==> flow/design.v <==
module Adder(
	input [31:0] in1,
	input [31:0] in2, 
	output [31:0] out);
	assign out = in1+in2;
endmodule 
module And(
	input a,
	input b,
	output c);
	assign c = a&b;
endmodule 
module BranchPC (
	input [31:0] pcPlus4,
	input [31:0] imm,
	output reg [31:0] branchPc);
	always @(pcPlus4 or imm) begin
		branchPc = pcPlus4 + (imm<<2);
	end
endmodule
module JumpPC(
	input [31:0] nextPc,
	input [31:0] inst,
	output reg [31:0] jumpPc);
	always @(nextPc or inst) begin
		jumpPc[1:0] = 2'b00;
		jumpPc[27:2] = inst[25:0];
		jumpPc[31:28] = nextPc[31:28];
	end 
endmodule 
module Mux5 (
	input [4:0] in1,
	input [4:0] in2, 
	input sel,
	output reg [4:0] out);
	always @(in1 or in2 or sel) begin
		if(sel == 0) begin out = in1; end
		else begin out = in2; end
	end
endmodule 
module Mux32 (
	input [31:0] in1,
	input [31:0] in2, 
	input sel,
	output reg [31:0] out);
	always @(in1 or in2 or sel) begin
		if(sel == 0) begin out = in1; end
		else begin out = in2; end
	end
endmodule 
module SignExtend16(
	input [15:0] in,
	output reg [31:0] out);
	always @(in) begin
		out[15:0] = in;
		out[31:16] = {16{in[15]}};
	end
endmodule
module ALU_Control(
	input [5:0] opcode,
	input [5:0] funct,
	output reg[5:0] CONTROL_ALU_BITS);
	always @(opcode or funct) begin
		case(opcode)
			6'b000000:  
				begin CONTROL_ALU_BITS = funct; end
			6'b001000:  
				begin CONTROL_ALU_BITS = 6'b100000; end
			6'b001001:  
				begin CONTROL_ALU_BITS = 6'b100001; end
			6'b001100:  
				begin CONTROL_ALU_BITS = 6'b100100; end
			6'b001101:  
				begin CONTROL_ALU_BITS = 6'b100101; end
			6'b001010:  
				begin CONTROL_ALU_BITS = 6'b101010; end
			6'b001011:  
				begin CONTROL_ALU_BITS = 6'b101011; end
			6'b001110:  
				begin CONTROL_ALU_BITS = 6'b100110; end
			6'b100000, 6'b100011, 6'b101000, 6'b101011:  
				begin CONTROL_ALU_BITS = 6'b100001; end
			6'b001111:  
				begin CONTROL_ALU_BITS = 6'b111000; end
			6'b000100:  
				begin CONTROL_ALU_BITS = 6'b110000; end
			6'b000101:  
				begin CONTROL_ALU_BITS = 6'b110001; end
			6'b000111:  
				begin CONTROL_ALU_BITS = 6'b110010; end
			6'b000110:  
				begin CONTROL_ALU_BITS = 6'b110011; end
			6'b000001:  
				begin CONTROL_ALU_BITS = funct; end
			default: CONTROL_ALU_BITS = 6'b111111;
		endcase
	end
endmodule
module ALU (
	input signed [31:0] in1,
	input signed [31:0] in2,
	input [5:0] CONTROL_ALU_BITS,
	output reg[31:0] out, 
	output reg zero);
	reg [31:0] unsigned_in1;
	reg [31:0] unsigned_in2;
	always @(in1 or in2 or CONTROL_ALU_BITS) begin
		unsigned_in1 = in1;
		unsigned_in2 = in2;
		out = 32'd0; zero = 1'b0;
		case(CONTROL_ALU_BITS) 
			6'b100000:    
				begin out = in1 + in2; zero = 1'b0; end
			6'b100001:    
				begin out = in1 + in2; zero = 1'b0; end 
			6'b100100:    
				begin out = in1 & in2; zero = 1'b0; end
			6'b100101:    
				begin out = in1 | in2; zero = 1'b0; end
			6'b100110:    
				begin out = in1 ^ in2; zero = 1'b0; end
			6'b100010:    
				begin out = in1 - in2; zero = 1'b0; end
			6'b100011:    
				begin out = in1 - in2; zero = 1'b0; end
			6'b000000, 6'b000100:    
				begin out = unsigned_in1 << unsigned_in2; zero = 1'b0; end
			6'b000011:    
				begin out = unsigned_in1 >> unsigned_in2; zero = 1'b0; end
			6'b000010:    
				begin out = unsigned_in1 >> unsigned_in2; zero = 1'b0; end
			6'b000110:    
				begin out = unsigned_in1 >> unsigned_in2; zero = 1'b0; end
			6'b101010:   
				begin if (in1<in2) begin out = 32'd1; end else begin out = 32'd0; end zero=1'b0; end
			6'b101011:    
				begin 
					if (unsigned_in1<unsigned_in2) begin out = 32'd1; end else begin out = 32'd0; end zero=1'b0; end
			6'b001000:  
				begin out = in1; zero=1'b0; end
			6'b111000:  
				begin out = {in2[15:0], 16'd0}; zero=1'b0; end
			6'b110000:  
				begin out = 32'd0; zero = in1 == in2; end
			6'b110001:  
				begin out = 32'd0; zero = in1 != in2; end
			6'b110010:  
				begin out = 32'd0; zero = in1 > 0; end
			6'b110011:  
				begin out = 32'd0; zero = in1 <= 0; end
			6'b110100:  
				begin out = 32'd0; zero = in1 >= 0; end
			6'b110101:  
				begin out = 32'd0; zero = in1 < 0; end
			default: begin out = 32'd0; zero = 1'b0; end
		endcase
	end
endmodule 
module RegisterFile(
	input Clk,
	input Rst,
	input [4:0] readReg1,
	input [4:0] readReg2,
	input [4:0] writeReg,
	input [31:0] writeData,
	input CONTROL_REG_WRITE,
	output reg[31:0] readData1,
	output reg[31:0] readData2);
	reg [31:0] memory[7:0];
	integer i;
	always @(posedge Clk) begin
		if (Rst) begin
			for (i = 0; i < 8; i = i + 1) memory[i] <= (i == 1) ? 32'h00000001 : 32'h00000000;
		end else if (CONTROL_REG_WRITE == 1) begin
			memory[writeReg[2:0]] <= writeData;
		end
	end
	always @(*) begin
		readData1 = memory[readReg1[2:0]];
		readData2 = memory[readReg2[2:0]];
	end
endmodule 
module Core
(
  input Clk,
  input Rst,
  input [31:0] instruction,
  input [31:0] regData1,
  input [31:0] regData2,
  input [31:0] ramOutput,
  output reg CONTROL_REG_WRITE,
  output reg CONTROL_MEM_READ,
  output reg CONTROL_MEM_WRITE,
  output reg CONTROL_BRANCH,
  output reg [4:0] readReg1,
  output reg [4:0] readReg2,
  output [4:0] writeReg,
  output [31:0] aluOutput,
  output [31:0] writeRegData,
  output reg [31:0] PC
);
	reg CONTROL_REG_DST, CONTROL_ALU_SRC, CONTROL_MEM_TO_REG;
	reg CONTROL_JUMP, CONTROL_JUMP_REGISTER, CONTROL_LINK;
	wire CONTROL_BRANCH_SELECT;
	wire [5:0] CONTROL_ALU_BITS;
	reg [5:0] funct;
	wire [31:0] aluInput1;
	wire [31:0] aluInput2;
	wire aluZero;
	wire [31:0] pcPlus4;
	wire [31:0] jumpPc;
	wire [31:0] branchPc;
	wire [31:0] afterBranchPc;
	wire [31:0] nextPc;
	wire [31:0] afterJumpPc;
	reg [5:0]opcode;reg [4:0]s;reg [4:0]t;reg [4:0]d;reg [15:0]immediate;reg [4:0] shift;
	wire [31:0] signExtendedImmediate;
	Mux5 writeRegMux(t, d, CONTROL_REG_DST, writeReg);
	Mux32 alu1Mux(regData1, 32'd0, 1'b0, aluInput1);
	Mux32 alu2Mux(regData2, signExtendedImmediate, CONTROL_ALU_SRC, aluInput2);
	SignExtend16 immSignExtend(immediate, signExtendedImmediate);
	ALU_Control aluControl(opcode, funct, CONTROL_ALU_BITS);
	ALU alu(aluInput1, aluInput2, CONTROL_ALU_BITS, aluOutput, aluZero);
	wire [31:0] tempPc = PC;
	wire [31:0] tempIns = instruction;
	Adder pcAdder(tempPc, 32'h00000004, pcPlus4);
	JumpPC gettingJumpPc(pcPlus4, tempIns, jumpPc);
	BranchPC gettingBranchPc(pcPlus4, signExtendedImmediate, branchPc);
	And branchAnd(aluZero, CONTROL_BRANCH, CONTROL_BRANCH_SELECT);
	Mux32 branchSelectPC(pcPlus4, branchPc, CONTROL_BRANCH_SELECT, afterBranchPc);
	Mux32 jumpSelectPC(afterBranchPc, jumpPc, CONTROL_JUMP, afterJumpPc);
	Mux32 jumpRegisterSelectPC(afterJumpPc, aluOutput, CONTROL_JUMP_REGISTER, nextPc);
	wire[31:0] afterMemOutput;
	Mux32 writeRegDataMux(aluOutput, ramOutput, CONTROL_MEM_TO_REG, afterMemOutput);
	Mux32 writeLinkPCMux(afterMemOutput, pcPlus4, CONTROL_LINK, writeRegData);
	always @(posedge Clk) begin
		if (Rst) PC <= 32'h00000000;
		else PC <= nextPc;
	end
	always @(*) begin
		opcode = instruction[31:26];
		s = instruction[25:21];
		readReg1 = instruction[25:21];
		readReg2 = instruction[20:16];
		t = instruction[20:16];
		d = instruction[15:11];
		immediate = instruction[15:0];
		shift = instruction[10:6];
		funct = instruction[5:0];
		CONTROL_REG_DST = 0;
		CONTROL_ALU_SRC = 0;
		CONTROL_REG_WRITE = 0;
		CONTROL_MEM_TO_REG = 0;
		CONTROL_MEM_READ = 0;
		CONTROL_MEM_WRITE = 0;
		CONTROL_BRANCH = 0;
		CONTROL_JUMP = 0;
		CONTROL_LINK = 0;
		CONTROL_JUMP_REGISTER = 0;
		case(opcode)
			6'b000000:  begin      
				CONTROL_REG_DST = 1;
				if(funct == 6'b001000) begin CONTROL_JUMP_REGISTER = 1'b1; CONTROL_REG_WRITE = 1'b0; end
				else begin CONTROL_JUMP_REGISTER = 1'b0; CONTROL_REG_WRITE = 1'b1; end
				end
			6'b001000, 6'b001001, 6'b001100, 6'b001101, 6'b001010, 6'b001011, 6'b001110:  begin      
				CONTROL_ALU_SRC = 1;
				CONTROL_REG_WRITE = 1;
				end
			6'b100000, 6'b100011: begin   
				CONTROL_ALU_SRC = 1;
				CONTROL_REG_WRITE = 1;
				CONTROL_MEM_TO_REG = 1;
				CONTROL_MEM_READ = 1;
				end
			6'b101000, 6'b101011: begin   
				CONTROL_ALU_SRC = 1;
				CONTROL_MEM_WRITE = 1;
				end
			6'b001111: begin   
				CONTROL_ALU_SRC = 1;
				CONTROL_REG_WRITE = 1;
				end
			6'b000010: begin   
				CONTROL_JUMP = 1;
				end
			6'b000011: begin  
				d = 5'h1f;
				CONTROL_REG_DST = 1;
				CONTROL_REG_WRITE = 1;
				CONTROL_JUMP = 1;
				CONTROL_LINK = 1;
				end
			6'b000100, 6'b000111, 6'b000110, 6'b000101: begin  
				CONTROL_BRANCH = 1;
				end
			6'b000001: begin  
				funct = 6'b111111;
				if (t==5'b00000) begin CONTROL_BRANCH = 1; funct=6'b110100; end
				if (t==5'b10000) begin CONTROL_BRANCH = 1; CONTROL_LINK = 1; CONTROL_REG_WRITE = 1; CONTROL_REG_DST = 1; d = 5'h1f; funct=6'b110100; end
				if (t==5'b00001) begin CONTROL_BRANCH = 1; funct=6'b110101; end
				if (t==5'b10001) begin CONTROL_BRANCH = 1; CONTROL_LINK = 1; CONTROL_REG_WRITE = 1; CONTROL_REG_DST = 1; d = 5'h1f; funct=6'b110101; end
				end
			default: ;
		endcase
	end
endmodule
module mips_cpu (
  input         clk,
  input         rst,
  output [31:0] imem_addr,
  input  [31:0] imem_rdata,
  output [31:0] dmem_addr,
  output [31:0] dmem_wdata,
  output        dmem_we,
  output        dmem_re,
  input  [31:0] dmem_rdata,
  output        reg_we,
  output [4:0]  reg_waddr,
  output [31:0] reg_wdata
);
  wire [4:0] readReg1, readReg2;
  wire [31:0] regData1, regData2;
  wire branch;
  RegisterFile register(clk, rst, readReg1, readReg2, reg_waddr, reg_wdata, reg_we, regData1, regData2);
  Core core(clk, rst, imem_rdata, regData1, regData2, dmem_rdata, reg_we, dmem_re, dmem_we,
    branch, readReg1, readReg2, reg_waddr, dmem_addr, reg_wdata, imem_addr);
  assign dmem_wdata = regData2;
endmodule
Reports on mips_cpu --
What the tools print for mips_cpu, step after step. Line numbers count from 1 in the design file above. Cell names lack the library's common part. Not given: n/a
Set-up: design top mips_cpu, clock input clk, standard-cell library sky130hd, corner tt_025C_1v80

After elaboration --
Source: Yosys, flattened and elaborated, memories not mapped. Widths are those after wreduce; folded enables and synchronous resets count as part of the registers. Registers that Yosys merges into a memory's read port (data or address) are not register bits. Print and check cells do not count. Memory sizes are those after Yosys's memory passes, which may raise the word count (mostly to a power of two), join words into wider ones and drop unused or constant bits.
Word-level totals: bits of input ports 66, memories 1, RAM bits 256, output and inout port bits 136, flip-flop bits (word level) 32, elaborated cells 124
Operators by class: multiplexer cells 44, shifts and indexed selects 2, bitwise logic cells 4, reduce/logical cells 16, $add $sub $neg 4, $lt $le $gt $ge 6, equal/unequal tests 46
Memories:
- register.memory | depth 8, width 32, RTL line 169 | reg [31:0] memory[7:0];
Operator list (count):
- parallel mux 32 bit (select 11 bit) | 1
- two-way mux 32 bit | 8
- equality test 6 bit with constant B | 20
- parallel mux 6 bit (select 13 bit) | 1
- adder 32 bit | 2
- < comparator 32 bit | 2
- equality test 6 x 4 -> 1 bit with constant B | 10
- equality test 6 x 3 -> 1 bit with constant B | 6
- >= comparator 32 x 1 -> 1 bit with constant B | 1
- greater-than comparator 32 x 1 -> 1 bit with constant B | 1
- less-or-equal comparator 32 x 1 -> 1 bit with constant B | 1
- < comparator 32 x 1 -> 1 bit with constant B | 1
- adder 32 x 3 -> 32 bit with constant B | 1
- subtractor 32 bit | 1
- equality test 32 bit | 1
- inequality test 32 bit | 1
- AND 32 bit | 1
- bitwise OR 32 bit | 1
- XOR 32 bit | 1
- left shift 32 x 32 -> 32 bit | 1
- right shift 32 x 32 -> 32 bit | 1
- equality test 6 x 2 -> 1 bit with constant B | 4
- two-way mux 1 bit | 18
- OR reduction 2 bit | 8
- two-way mux 4 bit | 4
- two-way mux 5 bit | 3
- OR reduction 12 bit | 1
- zero test 6 bit | 2
Other operator kinds: 15; their cells: 19.

Longest topological paths --
Longest topological path by Yosys (ltp), each cell counted once; first at word level (registers and memories cut), then after technology mapping (sequential cells cut; the memories' decode and read muxes count).
Logic depth: word-level depth 14, ABC_AREA 0, gate-level depth with buffers 25

Synthesis result --
Source: synth_stat.txt of the flow (Yosys; design flattened, memories mapped). It holds for the ABC_AREA given above (unset counts as 0); a run with the other value may have another netlist. The area totals of this step are shown rounded.
Cell types (count):
- edfxtp_1 | 256
- mux4_2 | 96
- ha_1 | 134
- nor2_1 | 377
- a21oi_1 | 197
- mux2i_1 | 95
- o21ai_0 | 184
- mux2_2 | 77
- nand2_1 | 229
- dfxtp_1 | 32
- o211ai_1 | 85
- clkbuf_1 | 161
- nand3_1 | 115
- and2_1 | 81
- nor3_1 | 86
- inv_1 | 107
- xnor2_1 | 44
- a211oi_1 | 46
Not listed: further types 88, cells in them 851.
Mapped netlist: cell area after synthesis 29000 µm², flip-flop cells 288, area of sequential cells 8300 µm², cell count 3253
By module: a second synthesis without flattening, with its own total; a netlist apart from the flattened one above.
Unflattened totals: cells (unflattened synthesis) 3166, area (unflattened synthesis) 32000 µm²
Rows give one instance, submodules left out.
Modules:
- RegisterFile | sequential area 7700 µm², area 14000 µm², cells 843, instances 1
- ALU | sequential area 0.0 µm², area 9300 µm², cells 1404, instances 1
- Mux32 | sequential area 0.0 µm², area 540 µm², cells 36, instances 7
- BranchPC | sequential area 0.0 µm², area 1600 µm², cells 225, instances 1
- Adder | sequential area 0.0 µm², area 1500 µm², cells 202, instances 1
- Core | sequential area 640 µm², area 1200 µm², cells 125, instances 1
- ALU_Control | sequential area 0.0 µm², area 310 µm², cells 44, instances 1
- JumpPC | sequential area 0.0 µm², area 240 µm², cells 33, instances 1
- SignExtend16 | sequential area 0.0 µm², area 240 µm², cells 32, instances 1
- Mux5 | sequential area 0.0 µm², area 56 µm², cells 5, instances 1
- And | sequential area 0.0 µm², area 6.3 µm², cells 1, instances 1
- mips_cpu | sequential area 0.0 µm², area 0.0 µm², cells 0, instances 1

Timing after synthesis --
Path of least setup slack by OpenSTA after synthesis, without wires, with an ideal clock, recovery checks aside; 20% of the period is set as input and as output delay. Where synthesis merged equal registers, the netlist keeps one of their names.
Path after synthesis: kind input to output, start input port imem_rdata[16], end output port reg_wdata[26], driving pins on the path 22, output delay 2.100 ns, input delay 2.100 ns, time at the first pin 2.100 ns, clock period 10.5 ns, delay of the path 5.335 ns, buffers on the path 7, setup slack 0.965 ns, data arrival time 7.435 ns, synthesis period reached 9.535 ns
"delay of the path" = arrival - input delay + setup time. At an output port there is no setup time. "driving pins on the path": output pins that drive a net of the path, with the launching flip-flop's if there is one; two outputs of one cell count as two. "synthesis period reached" is the clock period less the worst setup slack; recovery checks do not enter. This is arithmetic on one report: input and output delays are still those of the set period (20% each). Between the ends stands the longest chain of elaborated cells between them, by number of cells; it is not shown to be the way that was timed. Of several equally long chains one is given. Each line given opens the expression or statement behind the cell; cells for indexed reads and writes are added by Yosys, which also makes memories of some case tables.
On the way, after synthesis: cells stage by stage buf_6 -> buf_6 -> buf_4 -> buf_4 -> buf_4 -> mux4_2 -> mux2i_1 -> nand2_1 -> o21ai_0 -> clkbuf_1 -> ha_1 -> clkbuf_1 -> a21oi_1 -> o31a_1 -> nand3b_1 -> a2111oi_0 -> o211ai_1 -> a221oi_1 -> mux2_2 -> a211o_1 -> mux2i_1 -> nand2_1, length of the longest elaborated chain 12, elaborated cells between the ends (all ways) 45, classes of those cells 2 x add/sub; 18 x eq/ne; 2 x shift; 13 x mux; 3 x logic; 6 x reduce/logical; 1 x memory
RTL lines, path after synthesis:
- from (decl) | RTL line 312 | input  [31:0] imem_rdata,
- zero test 5 bit | RTL line 299 | if (t==5'b00000) begin CONTROL_BRANCH = 1; funct=6'b110100; end
- two-way mux 4 bit | RTL line 299
- two-way mux 4 bit | RTL line 300 | if (t==5'b10000) begin CONTROL_BRANCH = 1; CONTROL_LINK = 1; CONTROL_REG_WRITE = 1; CONTROL_REG_DST = 1; d = 5 ...
- two-way mux 4 bit | RTL line 301 | if (t==5'b00001) begin CONTROL_BRANCH = 1; funct=6'b110101; end
- two-way mux 4 bit | RTL line 302 | if (t==5'b10001) begin CONTROL_BRANCH = 1; CONTROL_LINK = 1; CONTROL_REG_WRITE = 1; CONTROL_REG_DST = 1; d = 5 ...
- two-way mux 6 bit | RTL line 260 | case(opcode)
- parallel mux 6 bit (select 13 bit) | RTL line 64 | case(opcode)
- equality test 6 x 3 -> 1 bit | RTL line 111 | case(CONTROL_ALU_BITS)
- OR reduction 3 bit
- parallel mux 32 bit (select 11 bit) | RTL line 111
- two-way mux 32 bit (2 in a row) | RTL line 47 | if(sel == 0) begin out = in1; end
- to (decl) | RTL line 320 | output [31:0] reg_wdata
Nets of the timed path that keep an RTL name, with a line that drives or declares them; the list need not be complete.
Nets with RTL names, path after synthesis (RTL line):
- dmem_addr[26] | 111

Timing after layout --
Path of least setup slack in the final report of record 1 (OpenROAD, finished layout, wires in). Where an end is a register, its clock arrival counts in the times.
Path post-layout: kind input to output, start input port imem_rdata[16], end output port reg_wdata[26], output delay 2.10 ns, setup slack 0.13 ns, input delay 2.10 ns, clock period 10.5 ns, buffers on the path 7, driving pins on the path 22, data arrival time 8.27 ns, time at the first pin 2.10 ns
Between the ends stands the longest chain of elaborated cells between them, by number of cells; it is not shown to be the way that was timed. Of several equally long chains one is given.
On the way, post-layout: cells stage by stage buf_8 -> buf_4 -> mux4_2 -> mux2i_2 -> buf_4 -> nand2_1 -> o21ai_1 -> ha_1 -> buf_4 -> a21oi_1 -> o31a_1 -> nand3b_1 -> a2111oi_2 -> buf_4 -> o211ai_1 -> a221oi_1 -> mux2_2 -> a211o_1 -> mux2i_4 -> buf_4 -> nand2_1 -> clkdlybuf4s50_1, length of the longest elaborated chain 12, elaborated cells between the ends (all ways) 45, classes of those cells 2 x add/sub; 18 x eq/ne; 2 x shift; 13 x mux; 3 x logic; 6 x reduce/logical; 1 x memory
RTL lines, path post-layout:
- from (decl) | RTL line 312 | input  [31:0] imem_rdata,
- zero test 5 bit | RTL line 299 | if (t==5'b00000) begin CONTROL_BRANCH = 1; funct=6'b110100; end
- two-way mux 4 bit | RTL line 299
- two-way mux 4 bit | RTL line 300 | if (t==5'b10000) begin CONTROL_BRANCH = 1; CONTROL_LINK = 1; CONTROL_REG_WRITE = 1; CONTROL_REG_DST = 1; d = 5 ...
- two-way mux 4 bit | RTL line 301 | if (t==5'b00001) begin CONTROL_BRANCH = 1; funct=6'b110101; end
- two-way mux 4 bit | RTL line 302 | if (t==5'b10001) begin CONTROL_BRANCH = 1; CONTROL_LINK = 1; CONTROL_REG_WRITE = 1; CONTROL_REG_DST = 1; d = 5 ...
- two-way mux 6 bit | RTL line 260 | case(opcode)
- parallel mux 6 bit (select 13 bit) | RTL line 64 | case(opcode)
- equality test 6 x 3 -> 1 bit | RTL line 111 | case(CONTROL_ALU_BITS)
- OR reduction 3 bit
- parallel mux 32 bit (select 11 bit) | RTL line 111
- two-way mux 32 bit (2 in a row) | RTL line 47 | if(sel == 0) begin out = in1; end
- to (decl) | RTL line 320 | output [31:0] reg_wdata

==> runs of mips_cpu <==
Measured results for mips_cpu: 3 stored runs of the Yosys and OpenROAD flow on sky130hd. The settings differ; the order carries no meaning. The constraints put input and output delay at 20% of the set period each and load the outputs with 0.01 pF.
By "reached clock period" is meant the clock period of the run minus its worst setup slack. This is arithmetic on one report: input and output delays are still those of the set period (20% each).
"critical path time" = time allowed to the worst setup path (clock period - input delay - output delay, where it has them) - its slack; a late launch clock adds to it, a late capture clock takes from it.
"total power of the final layout" rests on the timing tool's default activity at the inputs, not on a simulated workload.
The measured numbers are rounded.

[record 1] flow files
==> flow/run.sh <==
#!/bin/bash
# the make line also repeats the synthesis and layout settings of config.mk as NAME=value (left out here)
make -C /OpenROAD-flow-scripts/flow DESIGN_CONFIG=/design/flow/config.mk WORK_HOME=/design/flow/orfs CLKGATE_MAP_FILE= finish
==> flow/config.mk <==
export PLATFORM = sky130hd
export DESIGN_NAME = mips_cpu
export DESIGN_NICKNAME = mips_cpu
export VERILOG_FILES = /design/flow/design.v
export SDC_FILE = /design/flow/constraint.sdc
export NUM_CORES = 4
export LEC_CHECK = 0
export CAP_MARGIN = 20
export CORE_MARGIN = 2
export CORE_UTILIZATION = 40
export PLACE_DENSITY = 0.6
export SLEW_MARGIN = 20
==> flow/constraint.sdc <==
create_clock -name core_clock -period 10.5 [get_ports {clk}]
set_input_delay 2.1000 -clock core_clock [delete_from_list [all_inputs] [get_ports {clk}]]
set_output_delay 2.1000 -clock core_clock [all_outputs]
set_load 0.01 [all_outputs]

[record 1] result: die outline area 74000 µm²; total power of the final layout 4800 µW; std-cell area (final layout) 34000 µm²; post-synthesis cell area 29000 µm²; worst hold slack in the final report 0.53 ns; total negative slack 0.000 ns; reached clock period 10.366 ns; critical path time 6.17 ns; critical path type input to output; smallest setup slack 0.13 ns

[record 2] flow files
==> flow/run.sh <==
#!/bin/bash
# the make line also repeats the synthesis and layout settings of config.mk as NAME=value (left out here)
make -C /OpenROAD-flow-scripts/flow DESIGN_CONFIG=/design/flow/config.mk WORK_HOME=/design/flow/orfs CLKGATE_MAP_FILE= finish
==> flow/config.mk <==
export PLATFORM = sky130hd
export DESIGN_NAME = mips_cpu
export DESIGN_NICKNAME = mips_cpu
export VERILOG_FILES = /design/flow/design.v
export SDC_FILE = /design/flow/constraint.sdc
export NUM_CORES = 4
export LEC_CHECK = 0
export CAP_MARGIN = 20
export CELL_PAD_IN_SITES_DETAIL_PLACEMENT = 2
export CELL_PAD_IN_SITES_GLOBAL_PLACEMENT = 1
export CORE_ASPECT_RATIO = 1.35
export CORE_MARGIN = 5
export CORE_UTILIZATION = 37
export CTS_CLUSTER_DIAMETER = 180
export GPL_ROUTABILITY_DRIVEN = 1
export GPL_TIMING_DRIVEN = 0
export HOLD_SLACK_MARGIN = 0.07
export MAX_ROUTING_LAYER = met4
export MIN_ROUTING_LAYER = met1
export PLACE_DENSITY_LB_ADDON = 0.19
export SLEW_MARGIN = 40
==> flow/constraint.sdc <==
create_clock -name core_clock -period 12.7 [get_ports {clk}]
set_input_delay 2.5400 -clock core_clock [delete_from_list [all_inputs] [get_ports {clk}]]
set_output_delay 2.5400 -clock core_clock [all_outputs]
set_load 0.01 [all_outputs]

[record 2] result: die outline area 83000 µm²; total power of the final layout 4000 µW; std-cell area (final layout) 34000 µm²; post-synthesis cell area 29000 µm²; worst hold slack in the final report 0.64 ns; total negative slack -3.3 ns; reached clock period 13.287 ns; critical path time 8.21 ns; critical path type input to output; smallest setup slack -0.59 ns

[record 3] flow files
==> flow/run.sh <==
#!/bin/bash
# the make line also repeats the synthesis and layout settings of config.mk as NAME=value (left out here)
make -C /OpenROAD-flow-scripts/flow DESIGN_CONFIG=/design/flow/config.mk WORK_HOME=/design/flow/orfs CLKGATE_MAP_FILE= finish
==> flow/config.mk <==
export PLATFORM = sky130hd
export DESIGN_NAME = mips_cpu
export DESIGN_NICKNAME = mips_cpu
export VERILOG_FILES = /design/flow/design.v
export SDC_FILE = /design/flow/constraint.sdc
export NUM_CORES = 4
export LEC_CHECK = 0
export CAP_MARGIN = 20
export CORE_MARGIN = 2
export CORE_UTILIZATION = 40
export PLACE_DENSITY = 0.6
export SLEW_MARGIN = 20
==> flow/constraint.sdc <==
create_clock -name core_clock -period 17.0 [get_ports {clk}]
set_input_delay 3.4000 -clock core_clock [delete_from_list [all_inputs] [get_ports {clk}]]
set_output_delay 3.4000 -clock core_clock [all_outputs]
set_load 0.01 [all_outputs]

[record 3] result: die outline area 74000 µm²; total power of the final layout 2800 µW; std-cell area (final layout) 33000 µm²; post-synthesis cell area 29000 µm²; worst hold slack in the final report 0.57 ns; total negative slack 0.000 ns; reached clock period 14.797 ns; critical path time 8.00 ns; critical path type input to output; smallest setup slack 2.2 ns
